==> flow/design.v <==
module fifo_simple #(
  parameter DP = 32,
  parameter DW = 24,
  parameter CUT_READY = 1,
  parameter ZEROOUT_WHENEMPTY = 0
) (
  input               clk,
  input               rst_n,
  input               w_req,
  output              unfull,
  input  [DW-1:0]     data_i,
  input               r_req,
  output              unempty,
  output [DW-1:0]     data_o
);
localparam AW = $clog2(DP);
reg [DW-1:0] mem [0:DP-1];
reg [AW-1:0] wptr;
reg [AW-1:0] rptr;
reg [AW:0]   cnt;
wire do_w = w_req & unfull;
wire do_r = r_req & unempty;
assign unfull  = (cnt != DP);
assign unempty = (cnt != 0);
assign data_o  = (ZEROOUT_WHENEMPTY != 0 && !unempty) ? {DW{1'b0}} : mem[rptr];
always @(posedge clk) begin
  if (do_w)
    mem[wptr] <= data_i;
end
always @(posedge clk) begin
  if (!rst_n) begin
    wptr <= 0;
    rptr <= 0;
    cnt  <= 0;
  end else begin
    if (do_w)
      wptr <= (wptr == DP-1) ? {AW{1'b0}} : wptr + 1'b1;
    if (do_r)
      rptr <= (rptr == DP-1) ? {AW{1'b0}} : rptr + 1'b1;
    case ({do_w, do_r})
      2'b10: cnt <= cnt + 1'b1;
      2'b01: cnt <= cnt - 1'b1;
      default: cnt <= cnt;
    endcase
  end
end
endmodule
module axis_1553_decoder #(
    parameter clock_speed = 20000000,
    parameter sample_rate = 2000000,
    parameter bit_slice_offset = 0,
    parameter invert_data = 0,
    parameter sample_select = 0
  ) 
  (
    input   aclk,
    input   arstn,
    input   parity_set,  
    output reg  [15:0]  m_axis_tdata,
    output reg          m_axis_tvalid,
    output reg  [7:0]   m_axis_tuser,
    input               m_axis_tready,
    input       [1:0]   diff
  );
    localparam integer base_1553_clock_rate = 1000000;
    localparam integer samples_per_mhz = sample_rate / base_1553_clock_rate;
    localparam integer cycles_per_mhz = clock_speed / base_1553_clock_rate;
    localparam integer delay_time = cycles_per_mhz * 4;
    localparam integer samples_to_skip = ((cycles_per_mhz > samples_per_mhz) ? cycles_per_mhz / samples_per_mhz : 0);
    localparam integer round_sample_select = ((sample_select == 0) ? samples_to_skip/2 : sample_select % samples_to_skip);
    localparam integer bit_rate_per_mhz = samples_per_mhz;
    localparam integer round_bit_slice_offset = ((cycles_per_mhz > samples_per_mhz) ? ((bit_slice_offset == 0) ? bit_rate_per_mhz/4 : bit_slice_offset % bit_rate_per_mhz) : 0);
    localparam integer sync_pulse_len = bit_rate_per_mhz * 3;
    localparam integer bits_per_trans = 20;
    localparam integer synth_bits_per_trans = (bits_per_trans*bit_rate_per_mhz);
    localparam diff_wait    = 5'h01;
    localparam data_cap     = 5'h03;
    localparam data_reduce  = 5'h07;
    localparam parity_gen   = 5'h0F;
    localparam trans        = 5'h1F;
    localparam error        = 5'h00;
    localparam [sync_pulse_len-1:0]sync_cmd_stat = {{sync_pulse_len/2{1'b0}}, {sync_pulse_len/2{1'b1}}};
    localparam [sync_pulse_len-1:0]sync_data     = {{sync_pulse_len/2{1'b1}}, {sync_pulse_len/2{1'b0}}};
    localparam cmd_data = 3'b010;
    localparam cmd_cmnd = 3'b100;
    localparam [(bit_rate_per_mhz)-1:0]bit_pattern = {{bit_rate_per_mhz/2{1'b1}}, {bit_rate_per_mhz/2{1'b0}}};
    localparam [synth_bits_per_trans-1:0]synth_clk = {bits_per_trans{bit_pattern}};
    integer bit_slice_index;
    reg [synth_bits_per_trans-1:0] reg_data;
    reg parity_bit;
    reg delay_bit;
    reg [4:0]  state;
    reg [15:0] data;
    reg [7:0]  cmd;
    reg [1:0]  p_diff;
    reg [clogb2(samples_to_skip):0]        skip_counter;
    reg [clogb2(delay_time)-1:0]           pause_counter;
    reg [clogb2(synth_bits_per_trans)-1:0] trans_counter;
    always @(posedge aclk) begin
      if(arstn == 1'b0) begin
        pause_counter <= delay_time-1;
      end else begin
        case (state)
          data_cap, diff_wait: begin
            pause_counter <= delay_time-1;
            if(diff[0] == diff[1]) begin
              pause_counter <= pause_counter - 1;
              if(pause_counter == 0) begin
                pause_counter <= 0;
              end
            end
          end
          default:
            pause_counter <= delay_time-1;
        endcase
      end
    end
    always @(posedge aclk) begin
      if(arstn == 1'b0) begin
        m_axis_tdata  <= 0;
        m_axis_tvalid <= 0;
        m_axis_tuser  <= 0;
      end else begin
        m_axis_tdata <= m_axis_tdata;
        m_axis_tvalid<= m_axis_tvalid;
        m_axis_tuser <= m_axis_tuser;
        case (state)
                  trans: begin
            m_axis_tdata  <= data;
            m_axis_tuser  <= cmd;
            m_axis_tvalid <= 1'b1;
          end
                          default: begin
            if(m_axis_tready == 1'b1) begin
              m_axis_tdata  <= 0;
              m_axis_tvalid <= 0;
              m_axis_tuser  <= 0;
            end
          end
          endcase
      end
    end
    always @(posedge aclk) begin
      if(arstn == 1'b0) begin
        state           <= error;
        data            <= 0;
        cmd             <= 0;
        parity_bit      <= 0;
        delay_bit       <= 0;
            end else begin
        case (state)
          diff_wait: begin
            state <= diff_wait;
            cmd           <= 0;
            data          <= 0;
            parity_bit    <= 0;
            delay_bit     <= 0;
            if(pause_counter == 0) begin
              delay_bit <= 1'b1;
            end
            if((diff[0] ^ diff[1]) && (skip_counter == 0)) begin
              state <= data_cap;
            end
          end
          data_cap: begin
            state <= data_cap;
                                if(trans_counter == 0) begin
              if(reg_data[synth_bits_per_trans-1:synth_bits_per_trans-sync_pulse_len] == sync_cmd_stat) begin
                state <= data_reduce;
                cmd[7:5] <= cmd_cmnd;
              end
              if(reg_data[synth_bits_per_trans-1:synth_bits_per_trans-sync_pulse_len] == sync_data) begin
                state <= data_reduce;
                cmd[7:5] <= cmd_data;
              end
            end
                      if(pause_counter == 0) begin
              state <= diff_wait;
              cmd   <= 0;
            end
          end
          data_reduce: begin
            state <= parity_gen;
            for(bit_slice_index = 0; bit_slice_index < 16; bit_slice_index = bit_slice_index + 1) begin
              data[bit_slice_index] <= (invert_data > 0 ? ~reg_data[bit_rate_per_mhz*(bit_slice_index+1)+round_bit_slice_offset] : reg_data[bit_rate_per_mhz*(bit_slice_index+1)+round_bit_slice_offset]);
            end
            parity_bit <= (invert_data > 0 ? ~reg_data[round_bit_slice_offset] : reg_data[round_bit_slice_offset]);
            cmd[1] <= (invert_data > 0 ? 1'b1 : 1'b0);
            cmd[2] <= delay_bit;
          end
          parity_gen: begin
            state <= trans;
            cmd[0] <= ~(~(^data) ^ parity_bit ^ parity_set);
          end
          trans:
            state <= diff_wait;
          default:
            state <= diff_wait;
        endcase
      end
    end
    always @(posedge aclk) begin
      if(arstn == 1'b0) begin
        p_diff        <= 2'b11;
        skip_counter  <= 0;
      end else begin
        p_diff <= diff;
        case (state)
          diff_wait, data_cap: begin
            skip_counter <= (samples_to_skip == 0 ? 0 : (skip_counter + 1) % samples_to_skip);          if((state == diff_wait) && (diff[0] == diff[1])) begin
              skip_counter <= skip_counter;
            end
            if((pause_counter == 0) && (diff[0] == diff[1])) begin
              skip_counter <= 0;
            end
            if((p_diff[0] == 0) && (diff[0] == 1)) begin
              skip_counter <= 0;
            end
            if((p_diff[1] == 0) && (diff[1] == 1)) begin
              skip_counter <= 0;
            end
          end
          error: begin
            p_diff        <= 2'b11;
            skip_counter  <= 0;
          end
          default: begin
            skip_counter <= (samples_to_skip == 0 ? 0 : (skip_counter + 1) % samples_to_skip);
          end
        endcase
      end
    end
      always @(posedge aclk) begin
      if(arstn == 1'b0) begin
        reg_data      <= synth_clk;
        trans_counter <= synth_bits_per_trans-1;
      end else begin
        case (state)
                  data_cap: begin
            if(skip_counter == round_sample_select) begin
              reg_data <= {reg_data[synth_bits_per_trans-2:0], p_diff[0]};
              trans_counter <= trans_counter - 1;
            end
            if((pause_counter == 0) && (diff[0] == diff[1])) begin
              reg_data <= synth_clk;
            end
            if(trans_counter == 0) begin
              trans_counter <= 0;
            end
          end
          trans: begin
            reg_data      <= synth_clk;
            trans_counter <= synth_bits_per_trans-1;
          end
          error: begin
            reg_data      <= synth_clk;
            trans_counter <= synth_bits_per_trans-1;
          end
          default: begin
            trans_counter <= synth_bits_per_trans-1;
          end
        endcase
      end
    end
    function integer clogb2;
      input [31:0] value;
      begin
          value = value - 1;
          for (clogb2 = 0; value > 0; clogb2 = clogb2 + 1) begin
              value = value >> 1;
          end
      end
    endfunction
endmodule
module axis_1553_encoder #(
    parameter clock_speed = 2000000,
    parameter sample_rate = 2000000
) 
(
    input aclk,
    input arstn,
    input parity_set,  
    input   [15:0]  s_axis_tdata,
    input           s_axis_tvalid,
    input   [7:0]   s_axis_tuser,
    output          s_axis_tready,
    output  reg [1:0]   diff,
    output  reg         en_diff
);
    localparam integer base_1553_clock_rate = 1000000;
    localparam integer samples_per_mhz = sample_rate / base_1553_clock_rate;
    localparam integer cycles_per_mhz = clock_speed / base_1553_clock_rate;
    localparam integer samples_to_skip = ((cycles_per_mhz > samples_per_mhz) ? cycles_per_mhz / samples_per_mhz - 1 : 0); 
    localparam integer bit_rate_per_mhz = samples_per_mhz;
    localparam integer delay_time = cycles_per_mhz * 4;
    localparam integer sync_pulse_len = bit_rate_per_mhz * 3;
    localparam integer bits_per_trans = 20;
    localparam integer synth_bits_per_trans = (bits_per_trans*bit_rate_per_mhz);
    localparam [(bit_rate_per_mhz)-1:0]bit_pattern = {{bit_rate_per_mhz/2{1'b1}}, {bit_rate_per_mhz/2{1'b0}}};
    localparam [synth_bits_per_trans-1:0]synth_clk = {bits_per_trans{bit_pattern}};
    localparam data_cap     = 3'd1;
    localparam data_invert  = 3'd2;
    localparam parity_gen   = 3'd3;
    localparam process_data = 4;
    localparam pause_ck     = 3'd5;
    localparam trans        = 3'd6;
    localparam error        = 3'd0;
    localparam [sync_pulse_len-1:0]sync_cmd_stat = {{sync_pulse_len/2{1'b0}}, {sync_pulse_len/2{1'b1}}};
    localparam [sync_pulse_len-1:0]sync_data     = {{sync_pulse_len/2{1'b1}}, {sync_pulse_len/2{1'b0}}};
    localparam cmd_data = 3'b010;
    localparam cmd_cmnd = 3'b100;
    localparam enable_diff_output = 1'b1;
    integer xor_index;
    integer cycle_index;
    reg [synth_bits_per_trans-1:0]reg_data;
    reg parity_bit;
    reg [2:0]  state;
    reg [15:0] data;
    reg [15:0] r_data;
    reg [7:0]  cmd;
    reg [clogb2(samples_to_skip):0]         skip_counter;
    reg [clogb2(delay_time)-1:0]            pause_counter;
    reg [clogb2(synth_bits_per_trans)-1:0]  trans_counter;
    reg [clogb2(synth_bits_per_trans)-1:0]  prev_trans_counter;
    assign s_axis_tready = (state == data_cap ? arstn : 0);
    always @(posedge aclk) begin
      if(arstn == 1'b0) begin
        pause_counter <= delay_time-1;
      end else begin
        case (state)
          trans:
            pause_counter <= delay_time-1;
          default: begin
            pause_counter <= pause_counter - 1;
            if(pause_counter == 0) begin
              pause_counter <= 0;
            end
          end
        endcase
      end
    end
    always @(posedge aclk) begin
      if(arstn == 1'b0) begin
        data        <= 0;
        cmd         <= 0;
      end else begin
        case (state)
          data_cap: begin
            if(s_axis_tvalid == 1'b1) begin
              data <= s_axis_tdata;
              cmd  <= s_axis_tuser;
            end
          end
          trans: begin
            data <= 0;
            cmd  <= 0;
          end
          default:begin
            data <= data;
            cmd  <= cmd;
          end
        endcase
      end
    end
    always @(posedge aclk) begin
      if(arstn == 1'b0) begin
        state       <= error;
        parity_bit  <= 0;
        reg_data    <= synth_clk;
      end else begin
        case (state)
          data_cap: begin
            state <= data_cap;
            reg_data <= synth_clk;
            parity_bit <= 0;
            r_data     <= 0;
            if(s_axis_tvalid == 1'b1) begin
              state <= data_invert;
            end
          end
          data_invert: begin
            state <= parity_gen;
            r_data <= data;
            if(cmd[1] == 1'b1) begin
              r_data <= ~data;
            end
          end
          parity_gen: begin
            state <= process_data;
            parity_bit <= (^r_data) ^ parity_set;
          end
          process_data: begin
            state <= pause_ck;
            if(cmd[2] == 1'b0) begin
                state <= trans;
            end
            case (cmd[7:5])
              cmd_data:
                reg_data[synth_bits_per_trans-1:synth_bits_per_trans-sync_pulse_len] <= sync_data;
              cmd_cmnd:
                reg_data[synth_bits_per_trans-1:synth_bits_per_trans-sync_pulse_len] <= sync_cmd_stat;
              default:
                reg_data[synth_bits_per_trans-1:synth_bits_per_trans-sync_pulse_len] <= 0;
            endcase
            reg_data[bit_rate_per_mhz-1:0] <= reg_data[bit_rate_per_mhz-1:0] ^ {bit_rate_per_mhz{parity_bit}} ^ {bit_rate_per_mhz{cmd[0]}};
            for(xor_index = 0; xor_index < 16; xor_index = xor_index + 1) begin
              for(cycle_index = (bit_rate_per_mhz*xor_index)+(bit_rate_per_mhz); cycle_index < (bit_rate_per_mhz*xor_index)+(bit_rate_per_mhz*2); cycle_index = cycle_index + 1)
                reg_data[cycle_index] <= reg_data[cycle_index] ^ r_data[xor_index];
            end
          end
          pause_ck: begin
            state <= pause_ck;
            if(pause_counter == 0) begin
              state <= trans;
            end
          end
          trans: begin
            state <= trans;
            if((trans_counter == 0) && (prev_trans_counter == 0) && (skip_counter == samples_to_skip)) begin
              state <= data_cap;
            end
          end
          default:
            state <= data_cap;
        endcase
      end
    end
    always @(posedge aclk) begin
      if(arstn == 1'b0) begin
        diff                <= 0;
        en_diff             <= ~enable_diff_output;
        trans_counter       <= synth_bits_per_trans-1;
        prev_trans_counter  <= synth_bits_per_trans-1;
      end 
      else begin
        prev_trans_counter <= trans_counter;
        case (state)
          trans: begin
            skip_counter <= skip_counter + 1;
            en_diff <= enable_diff_output;
            diff[0] <= reg_data[trans_counter];
            diff[1] <= ~reg_data[trans_counter];
            if(skip_counter == samples_to_skip) begin
              trans_counter <= trans_counter - 1;
              skip_counter <= 0;
            end
                      if(trans_counter == 0) begin
              trans_counter <= 0;
            end
          end
          default: begin
                      diff                <= 0;
            skip_counter        <= 0;
            en_diff             <= ~enable_diff_output;
            trans_counter       <= synth_bits_per_trans-1;
            prev_trans_counter  <= synth_bits_per_trans-1;
          end
          endcase
      end
    end
    function integer clogb2;
      input [31:0] value;
      begin
          value = value - 1;
          for (clogb2 = 0; value > 0; clogb2 = clogb2 + 1) begin
              value = value >> 1;
          end
      end
    endfunction
endmodule
module Core_1553B
(
  input clk,
  input rst_n,
  input parity_set,
  input  r_fifo_rd,
  output r_fifo_unempty,
  output [23:0] r_fifo_data,
  input  w_fifo_wd,
  output w_fifo_unfull,
  input  [23:0] w_fifo_data,
  input  [1:0] rx_1553,
  output [1:0] tx_1553,
  output en_tx_1553
);
wire [15:0]   m1553_decoder_data;
wire          m1553_decoder_valid;
wire [ 7:0]   m1553_decoder_user;
wire          m1553_decoder_ready;
wire [15:0]   m1553_encoder_data;
wire          m1553_encoder_valid;
wire [ 7:0]   m1553_encoder_user;
wire          m1553_encoder_ready;
axis_1553_decoder mil1553_decoder (
  .aclk(clk),
  .arstn(rst_n),
  .parity_set   (parity_set),
  .m_axis_tdata(m1553_decoder_data),
  .m_axis_tvalid(m1553_decoder_valid),
  .m_axis_tuser(m1553_decoder_user),
  .m_axis_tready(m1553_decoder_ready),
  .diff(rx_1553)
);
fifo_simple #(
  .DP           (32),
  .DW           (16+8),
  .CUT_READY    (1),
  .ZEROOUT_WHENEMPTY  (0)
) decoder_fifo (
  .clk        (clk),
  .rst_n      (rst_n),
  .w_req      (m1553_decoder_valid),
  .unfull     (m1553_decoder_ready),
  .data_i     ({m1553_decoder_user, m1553_decoder_data}),
  .r_req      (r_fifo_rd),
  .unempty    (r_fifo_unempty),
  .data_o     (r_fifo_data)
);
axis_1553_encoder mil1553_encoder (
  .aclk(clk),
  .arstn(rst_n),
  .parity_set   (parity_set),
  .s_axis_tdata(m1553_encoder_data),
  .s_axis_tvalid(m1553_encoder_valid),
  .s_axis_tuser(m1553_encoder_user),
  .s_axis_tready(m1553_encoder_ready),
  .diff(tx_1553),
  .en_diff(en_tx_1553)
);
fifo_simple #(
  .DP           (32),
  .DW           (16+8),
  .CUT_READY    (1),
  .ZEROOUT_WHENEMPTY  (0)
) encoder_fifo (
  .clk        (clk),
  .rst_n      (rst_n),
  .w_req      (w_fifo_wd),
  .unfull     (w_fifo_unfull),
  .data_i     (w_fifo_data),
  .r_req      (m1553_encoder_ready),
  .unempty    (m1553_encoder_valid),
  .data_o     ({m1553_encoder_user, m1553_encoder_data})
);
endmodule
module APB_Slave_Interface#(
    parameter DATAWIDTH = 32,
    parameter REGSNUM = 8
)(
    APB_CLK,
    APB_RESETn,
    APB_RDATA,
    APB_READY,
    APB_SLVERR,
    APB_STRB,
    APB_PROT,
    APB_ADDR,
    APB_ENABLE,
    APB_WRITE,
    APB_WDATA,
    APB_SEL,
    RegsDataOut,
    RegsDataIn,
    beWrdOut,
    beReadOut,
    RegsAddrOut
);
function integer clogb2( 
    input integer data
);
begin
    if(data == 0)
        clogb2 = 1;
    else if(data != 0)
        for(clogb2 = 0; data > 0;clogb2 = clogb2 + 1)
            data = data >> 1;
end
endfunction
localparam REGS_ADDRWIDTH = clogb2(REGSNUM-1);
localparam ADDR_LSB = (DATAWIDTH/32) + 1;
localparam APB_STRB_WIDTH = (DATAWIDTH<=32) ? 4 : 8;
input                               APB_CLK;
input                               APB_RESETn;
output       [DATAWIDTH-1 : 0]      APB_RDATA;
output                              APB_READY;
output                              APB_SLVERR;
input wire  [APB_STRB_WIDTH-1 : 0]  APB_STRB;
input wire  [2 : 0]                 APB_PROT;
input wire                          APB_ENABLE;
input wire                          APB_WRITE;
input wire  [DATAWIDTH-1 : 0]       APB_WDATA;
input wire  [DATAWIDTH-1 : 0]       APB_ADDR;
input wire                          APB_SEL;
output wire [DATAWIDTH*REGSNUM-1 : 0]  RegsDataOut;
input wire  [DATAWIDTH*REGSNUM-1 : 0]  RegsDataIn;
output reg                              beWrdOut;
output reg                              beReadOut;
output reg  [REGS_ADDRWIDTH-1 : 0]      RegsAddrOut;
wire        [REGS_ADDRWIDTH-1 : 0]      regsAddr;
assign regsAddr = APB_ADDR[REGS_ADDRWIDTH+ADDR_LSB-1 : ADDR_LSB];
reg [DATAWIDTH-1 : 0] APB_RDATA_R;
reg APB_READY_R;
reg APB_SLVERR_R;
assign APB_RDATA = APB_RDATA_R;
assign APB_READY = APB_READY_R;
assign APB_SLVERR = APB_SLVERR_R;
reg [DATAWIDTH-1 : 0] DeviceRegs [REGSNUM-1 : 0];
wire [DATAWIDTH-1:0] DeviceRegs_r [REGSNUM-1 : 0];
genvar i;
generate
    for(i=0; i<REGSNUM; i = i+1) begin: link_regs
        assign RegsDataOut[(i+1)*DATAWIDTH-1 : i*DATAWIDTH] = DeviceRegs[i];
        assign DeviceRegs_r[i] = RegsDataIn[(i+1)*DATAWIDTH-1 : i*DATAWIDTH];
    end
endgenerate
localparam First  = 2'd0;
localparam Second = 2'd1;
localparam Third  = 2'd2;
reg [1 : 0] APBState;
integer k;
always @(posedge APB_CLK or negedge APB_RESETn )
begin
    if (!APB_RESETn) begin
        APBState <= First;
        APB_RDATA_R <= 0;
        APB_READY_R <= 0;
        APB_SLVERR_R <= 0;
        RegsAddrOut <= 0;
        beWrdOut <= 0;
        beReadOut <= 0;
        for(k=0; k<REGSNUM; k=k+1)begin
            DeviceRegs[k] <= 0;
        end
    end
    else begin
        case(APBState)
            First: begin
                if(APB_SEL && (regsAddr < REGSNUM)) begin
                    RegsAddrOut <= regsAddr;
                    APBState <= Second;
                end
            end
            Second: begin
                if(APB_ENABLE) begin
                    if(APB_WRITE) begin
                        beWrdOut <= 1;
                        DeviceRegs[regsAddr] <= APB_WDATA;
                    end
                    else begin
                        beReadOut <= 1;
                        APB_RDATA_R <= DeviceRegs_r[RegsAddrOut];
                    end
                    APB_READY_R <= 1;
                    APB_SLVERR_R <= 0;
                    APBState <= Third;
                end
            end
            Third: begin
                APB_READY_R <= 0;
                APB_SLVERR_R <= 0;
                beWrdOut <= 0;
                beReadOut <= 0;
                APBState <= First;
            end
            default: APBState <= First;
        endcase
    end
end
endmodule
module Top_1553B_APB
(
  APB_CLK,
  APB_RESETn,
  APB_RDATA,
  APB_READY,
  APB_SLVERR,
  APB_STRB,
  APB_PROT, 
  APB_ADDR,
  APB_ENABLE,
  APB_WRITE,
  APB_WDATA,
  APB_SEL,
  rx0_1553,
  tx0_1553,
  tx0_en,
  rx1_1553,
  tx1_1553,
  tx1_en
);
localparam DATAWIDTH = 32;
localparam APB_STRB_WIDTH = 8;
localparam REGSNUM = 8;
localparam REGS_ADDRWIDTH = 3;
input                               APB_CLK;
input                               APB_RESETn;
output [DATAWIDTH-1 : 0]            APB_RDATA;
output                              APB_READY;
output                              APB_SLVERR;
input  [APB_STRB_WIDTH-1 : 0]       APB_STRB;
input  [2 : 0]                      APB_PROT;
input  [DATAWIDTH-1 : 0]            APB_ADDR;
input                               APB_ENABLE;
input                               APB_WRITE;
input  [DATAWIDTH-1 : 0]            APB_WDATA;
input                               APB_SEL;
input     [1:0] rx0_1553;
output    [1:0] tx0_1553;
output    tx0_en;
input     [1:0] rx1_1553;
output    [1:0] tx1_1553;
output    tx1_en;
wire [DATAWIDTH*REGSNUM-1 : 0]    RegsDataOut;
wire [DATAWIDTH*REGSNUM-1 : 0]    RegsDataIn;
wire                              beWrdOut;
wire                              beReadOut;
wire [REGS_ADDRWIDTH-1 : 0]       RegsAddrOut;
APB_Slave_Interface#(
    .DATAWIDTH  (DATAWIDTH),
    .REGSNUM    (REGSNUM)
)APB_Inter_inst(
    .APB_CLK(APB_CLK),
    .APB_RESETn(APB_RESETn),
    .APB_RDATA(APB_RDATA),
    .APB_READY(APB_READY),
    .APB_SLVERR(APB_SLVERR),
    .APB_STRB(APB_STRB),
    .APB_PROT(APB_PROT), 
    .APB_ADDR(APB_ADDR),
    .APB_ENABLE(APB_ENABLE),
    .APB_WRITE(APB_WRITE),
    .APB_WDATA(APB_WDATA),
    .APB_SEL(APB_SEL),
    .RegsDataOut (RegsDataOut),
    .RegsDataIn  (RegsDataIn),
    .beWrdOut    (beWrdOut),
    .beReadOut   (beReadOut),
    .RegsAddrOut (RegsAddrOut)
);
wire [DATAWIDTH-1:0] rxreg_one_read;
assign RegsDataIn[3*DATAWIDTH-1 : 2*DATAWIDTH]= rxreg_one_read;
wire rxreg_one_read_sel = beReadOut & (RegsAddrOut == 2);
assign rxreg_one_read[30:24] = 0;
wire [DATAWIDTH-1:0] txreg_one_write = RegsDataOut[4*DATAWIDTH-1 : 3*DATAWIDTH];
wire txreg_one_write_sel = beWrdOut & (RegsAddrOut == 3);
wire [DATAWIDTH-1:0] txreg_one_read;
assign RegsDataIn[4*DATAWIDTH-1 : 3*DATAWIDTH] = txreg_one_read;
assign txreg_one_read[31:1] = 0;
assign RegsDataIn[2*DATAWIDTH-1 : 0] = 0;
assign RegsDataIn[DATAWIDTH*REGSNUM-1 : 4*DATAWIDTH] = 0;
assign tx1_1553 = 2'b00;
assign tx1_en = 1'b0;
Core_1553B CoreOne_inst
(
  .clk              (APB_CLK),
  .rst_n            (APB_RESETn),
  .parity_set       (1'b0),
  .r_fifo_rd        (rxreg_one_read_sel),
  .r_fifo_unempty   (rxreg_one_read[31]),
  .r_fifo_data      (rxreg_one_read[23:0]),
  .w_fifo_wd        (txreg_one_write_sel),
  .w_fifo_unfull    (txreg_one_read[0]),
  .w_fifo_data      (txreg_one_write[23:0]),
  .rx_1553          (rx0_1553),
  .tx_1553          (tx0_1553),
  .en_tx_1553       (tx0_en)
);
endmodule
Step by step through the tools: Top_1553B_APB
The steps from the RTL of Top_1553B_APB to its reports follow in flow order.
Lines are those of the file above, counted from 1.
Operators carry their Yosys type and port widths (W data, S select, Z words).
Cell names lack the library's common part.
Not given: --
- design top: Top_1553B_APB
- clock port: APB_CLK
- standard-cell library: sky130hd
- library corner: tt_025C_1v80

Word level
Yosys after proc, flatten, opt, wreduce and memory -nomap, before mapping. Print and check cells are not counted.
Memory sizes are those after Yosys's memory passes, which may raise the word count (mostly to a power of two), join words into wider ones and drop unused or constant bits.
- noted reductions and logical operators: 66
- noted add/sub/neg operators: 14
- noted equality and inequality tests: 47
- $lt $le $gt $ge: 1
- shifts and indexed selects at 1
- bitwise logic cells: 54
- noted divide/modulo/power cells: 1
- mux-type cells: 134
- operator list (kind ; number):
    $mod A32 B4 Y32 const B ; 1
    $pmux W1 S2 ; 55
    $pmux W32 S3 ; 1
    $pmux W40 S2 ; 1
    $mux W40 ; 2
    $mux W5 ; 14
    $pmux W16 S2 ; 2
    $mux W16 ; 4
    $mux W24 ; 2
    $pmux W6 S2 ; 4
    $shiftx A40 B6 Y1 ; 1
    $xor A1 B1 Y1 ; 34
    $add A33 B1 Y33 const B ; 1
    $logic_not A33 Y1 ; 1
    $reduce_xor A16 Y1 ; 2
    $mux W3 ; 10
    $reduce_bool A2 Y1 ; 14
    $eq A5 B5 Y1 const B ; 5
    $reduce_and A2 Y1 ; 12
    $eq A3 B3 Y1 const B ; 8
    $sub A6 B1 Y6 const B ; 4
    $mux W8 ; 3
    $mux W6 ; 4
    $add A5 B1 Y5 const B ; 4
    $pmux W5 S4 ; 1
    $eq A3 B2 Y1 const B ; 6
    $logic_not A6 Y1 ; 3
    $pmux W3 S6 ; 1
Other operator kinds: 46; their cells: 118.
- noted bits of input ports: 84
- memory cells: 2
- bits in registers at 348
- RAM bits at 1536
- noted word-level cells: 367
- noted word width x clocked read ports: 48
- output and inout bits at 40
- memories (memory ; words ; width ; rd ports ; wr ports ; RTL line ; source):
    CoreOne_inst.decoder_fifo.mem ; 32 ; 24 ; 1 ; 1 ; 17 ; reg [DW-1:0] mem [0:DP-1];
    CoreOne_inst.encoder_fifo.mem ; 32 ; 24 ; 1 ; 1 ; 17 ;

Logic depth
Yosys ltp: most cells in a row. Word level: on the elaborated netlist, between registers, memories and ports. Mapped: between sequential cells and ports; inverters and the memories' decode and read muxes count.
- noted word-level depth: 7
- ABC_AREA: 0
- depth in mapped cells: 15

Synthesis result
Yosys stat after the flow's synthesis: flattened, memories mapped to cells. It holds for the ABC_AREA given above (unset counts as 0); a run with the other value may have another netlist.
The area totals of this step are shown rounded.
- buffer cells at 199
- flip-flops at 1681
- cells in the netlist: 3522
- mapped area at 65850 um^2
- cell types (cell type ; number):
    edfxtp_1 ; 1393
    mux4_2 ; 431
    dfxtp_1 ; 236
    dfrtp_1 ; 51
    nor2_1 ; 212
    xor2_1 ; 75
    nand2_1 ; 168
    mux2i_1 ; 52
    ha_1 ; 39
    a21oi_1 ; 87
    xnor2_1 ; 48
    clkbuf_1 ; 105
    o21ai_0 ; 70
    a22o_1 ; 33
    mux2_2 ; 25
    nand3_1 ; 51
    buf_4 ; 31
    nor3_1 ; 45
Other cell types: 58; their cells: 370.
The figures by module come from a second, unflattened synthesis with its own total; it is not the netlist above.
- noted cell total of the unflattened synthesis: 5123
- noted area (unflattened synthesis): 84530 um^2
Rows give one instance, submodules left out.
- modules (module ; times used ; area (um^2) ; cells):
    fifo_simple ; 2 ; 30400 ; 1534
    APB_Slave_Interface ; 1 ; 12980 ; 941
    axis_1553_encoder ; 1 ; 6103 ; 589
    axis_1553_decoder ; 1 ; 4609 ; 519
    Top_1553B_APB ; 1 ; 50.0 ; 6
    Core_1553B ; 1 ; 0.0 ; 0

Worst setup path after synthesis
OpenSTA on the mapped netlist: ideal clock, no wires. The path of least setup slack (recovery checks aside). Input and output delay are each 20% of the period. Register names are those of the netlist, which keeps one name where synthesis merged equal registers.
- kind: in2reg
- from: input port APB_RESETn
- to: register CoreOne_inst.encoder_fifo.cnt[5]
- noted external input delay: 2000 ps
- noted driving pins on the path: 13
- data arrival time at 4408 ps
- delay of the path at 2480 ps
- noted path buffers: 3
- noted data required time: 9928 ps
- period at 10000 ps
- setup slack at 5520 ps
- period reached after synthesis: 4480 ps
"delay of the path" is the arrival time less input delay plus setup time.
"driving pins on the path": output pins that drive a net of the path, with the launching flip-flop's if there is one; two outputs of one cell count as two.
"period reached after synthesis" is the clock period less the worst setup slack; recovery checks do not enter. This is arithmetic on one report: input and output delays are still those of the set period (20% each).
The rows between start and end are the longest chain of elaborated cells between them; the timing report does not say that the signal goes this way. Where chains are equally long, one stands for them.
Each line given opens the expression or statement behind the cell; cells for indexed reads and writes are added by Yosys, which also makes memories of some case tables.
At most two assigning lines are given for a register; there are more.
- path through: clkbuf_1 -> clkinv_1 -> clkbuf_1 -> buf_1 -> nor2_1 -> ha_1 -> ha_1 -> a21o_1 -> a21oi_1 -> o21bai_1 -> a21oi_1 -> mux2i_1 -> mux2i_1
- length of the longest elaborated chain at 4
- elaborated cells on any way between the ends at 6
- source lines of those cells at 3
- classes of those cells: eq/ne (2); mux (2); logic (1); reduce/logical (1)
- RTL lines, path after synthesis (what ; RTL line ; source):
    start: declaration ; 696 ; input                               APB_RESETn;
    $mux W1 ; 325 ; assign s_axis_tready = (state == data_cap ? arstn : 0);
    $and A1 B1 Y1 ; 22 ; wire do_r = r_req & unempty;
    $eq A2 B1 Y1 ; 40 ; case ({do_w, do_r})
    $pmux W6 S2 ; 40 ;
    end: assignment ; 41 ; 2'b10: cnt <= cnt + 1'b1;
    end: assignment ; 42 ; 2'b01: cnt <= cnt - 1'b1;
    end: declaration ; 20 ; reg [AW:0]   cnt;
Some nets on the timed path still bear RTL names; the line given drives or declares the net.
- nets with RTL names, path after synthesis (signal ; RTL line):
    CoreOne_inst.encoder_fifo.do_r ; 22

Timing after layout
Path of least setup slack in the final report of run 1 (OpenROAD, finished layout, wires in). Where an end is a register, its clock arrival counts in the times.
The path's times are printed in steps of 10 ps; the period is the one set.
- kind: reg2reg
- from: register APB_Inter_inst.RegsAddrOut[2]
- to: register CoreOne_inst.encoder_fifo.cnt[5]
- noted data required time: 5590 ps
- data arrival time at 4280 ps
- noted driving pins on the path: 13
- setup slack at 1310 ps
- period at 4870 ps
- noted path buffers: 0
The rows between start and end are the longest chain of elaborated cells between them; the timing report does not say that the signal goes this way. Where chains are equally long, one stands for them.
At most two assigning lines are given for a register; there are more.
- path through: dfrtp_1 -> nand3b_1 -> a31oi_1 -> and2_1 -> clkinv_1 -> ha_1 -> ha_1 -> a21o_1 -> a21oi_1 -> o21bai_1 -> a21oi_1 -> mux2i_1 -> mux2i_1
- length of the longest elaborated chain at 5
- elaborated cells on any way between the ends at 7
- classes of those cells: eq/ne (3); mux (1); logic (2); reduce/logical (1)
- RTL lines, path after layout (what ; RTL line ; source):
    start: declaration ; 598 ; output reg  [REGS_ADDRWIDTH-1 : 0]      RegsAddrOut;
    start: assignment ; 628 ; RegsAddrOut <= 0;
    start: assignment ; 639 ; RegsAddrOut <= regsAddr;
    $eq A3 B2 Y1 ; 745 ; wire txreg_one_write_sel = beWrdOut & (RegsAddrOut == 3);
    $and A1 B1 Y1 ; 745 ;
    $and A1 B1 Y1 ; 21 ; wire do_w = w_req & unfull;
    $eq A2 B1 Y1 ; 40 ; case ({do_w, do_r})
    $pmux W6 S2 ; 40 ;
    end: assignment ; 41 ; 2'b10: cnt <= cnt + 1'b1;
    end: assignment ; 42 ; 2'b01: cnt <= cnt - 1'b1;
    end: declaration ; 20 ; reg [AW:0]   cnt;

Ticket comment

Measured data: module Top_1553B_APB, platform sky130hd, 3 stored runs of the flow under differing settings, order arbitrary. Input and output delays are each 20% of the period that was set; the output load is 0.01 pF.
By "period reached" is meant the clock period of the run minus its worst setup slack. This is arithmetic on one report: input and output delays are still those of the set period (20% each).
"critical path time" is the time allowed to the run's worst setup path (the clock period less input and output delay, where it has them) less its slack. Clock arrival times count: a late capture clock shortens it, a late launch clock lengthens it.
"overall power" is the tool's figure for a default switching activity; nothing was simulated.
"critical path time" is given in steps of 10 ps.
Measured values are rounded.

Run 1
Settings were period_ns = 4.87; CAP_MARGIN = 20; CORE_MARGIN = 2; CORE_UTILIZATION = 40; SLEW_MARGIN = 20
- noted the setup slack of the critical path: 1306 ps
- utilization of the finished layout at 46.1%
- noted the critical path time: 3560 ps
- worst setup path kind: reg2reg
- noted the overall power: 30.38 mW
- noted the area of the synthesized netlist: 65850 um^2
- total negative slack on setup checks at 0 ps
- noted the period reached: 3564 ps
- lowest hold slack: 459 ps
- die outline area at 167900 um^2

Run 2
Settings were CORE_ASPECT_RATIO = 1.74; CORE_MARGIN = 5; CTS_CLUSTER_DIAMETER = 324; CTS_CLUSTER_SIZE = 68; HOLD_SLACK_MARGIN = 0.08; PLACE_DENSITY_LB_ADDON = 0.19; TNS_END_PERCENT = 65; period_ns = 10.0; CAP_MARGIN = 20; CORE_UTILIZATION = 40; SLEW_MARGIN = 20
- noted the setup slack of the critical path: 5828 ps
- utilization of the finished layout at 42.9%
- noted the critical path time: 4170 ps
- worst setup path kind: reg2reg
- noted the overall power: 10.76 mW
- noted the area of the synthesized netlist: 65850 um^2
- total negative slack on setup checks at 0 ps
- noted the period reached: 4172 ps
- lowest hold slack: 473 ps
- die outline area at 173200 um^2

Run 3
Settings were CORE_ASPECT_RATIO = 1.74; CORE_MARGIN = 5; HOLD_SLACK_MARGIN = 0.28; PLACE_DENSITY_LB_ADDON = 0.19; TNS_END_PERCENT = 65; period_ns = 10.0; CAP_MARGIN = 20; CORE_UTILIZATION = 40; SLEW_MARGIN = 20
- noted the setup slack of the critical path: 5885 ps
- utilization of the finished layout at 45.5%
- noted the critical path time: 4110 ps
- worst setup path kind: reg2reg
- noted the overall power: 14.17 mW
- noted the area of the synthesized netlist: 65850 um^2
- total negative slack on setup checks at 0 ps
- noted the period reached: 4115 ps
- lowest hold slack: 455 ps
- die outline area at 173200 um^2
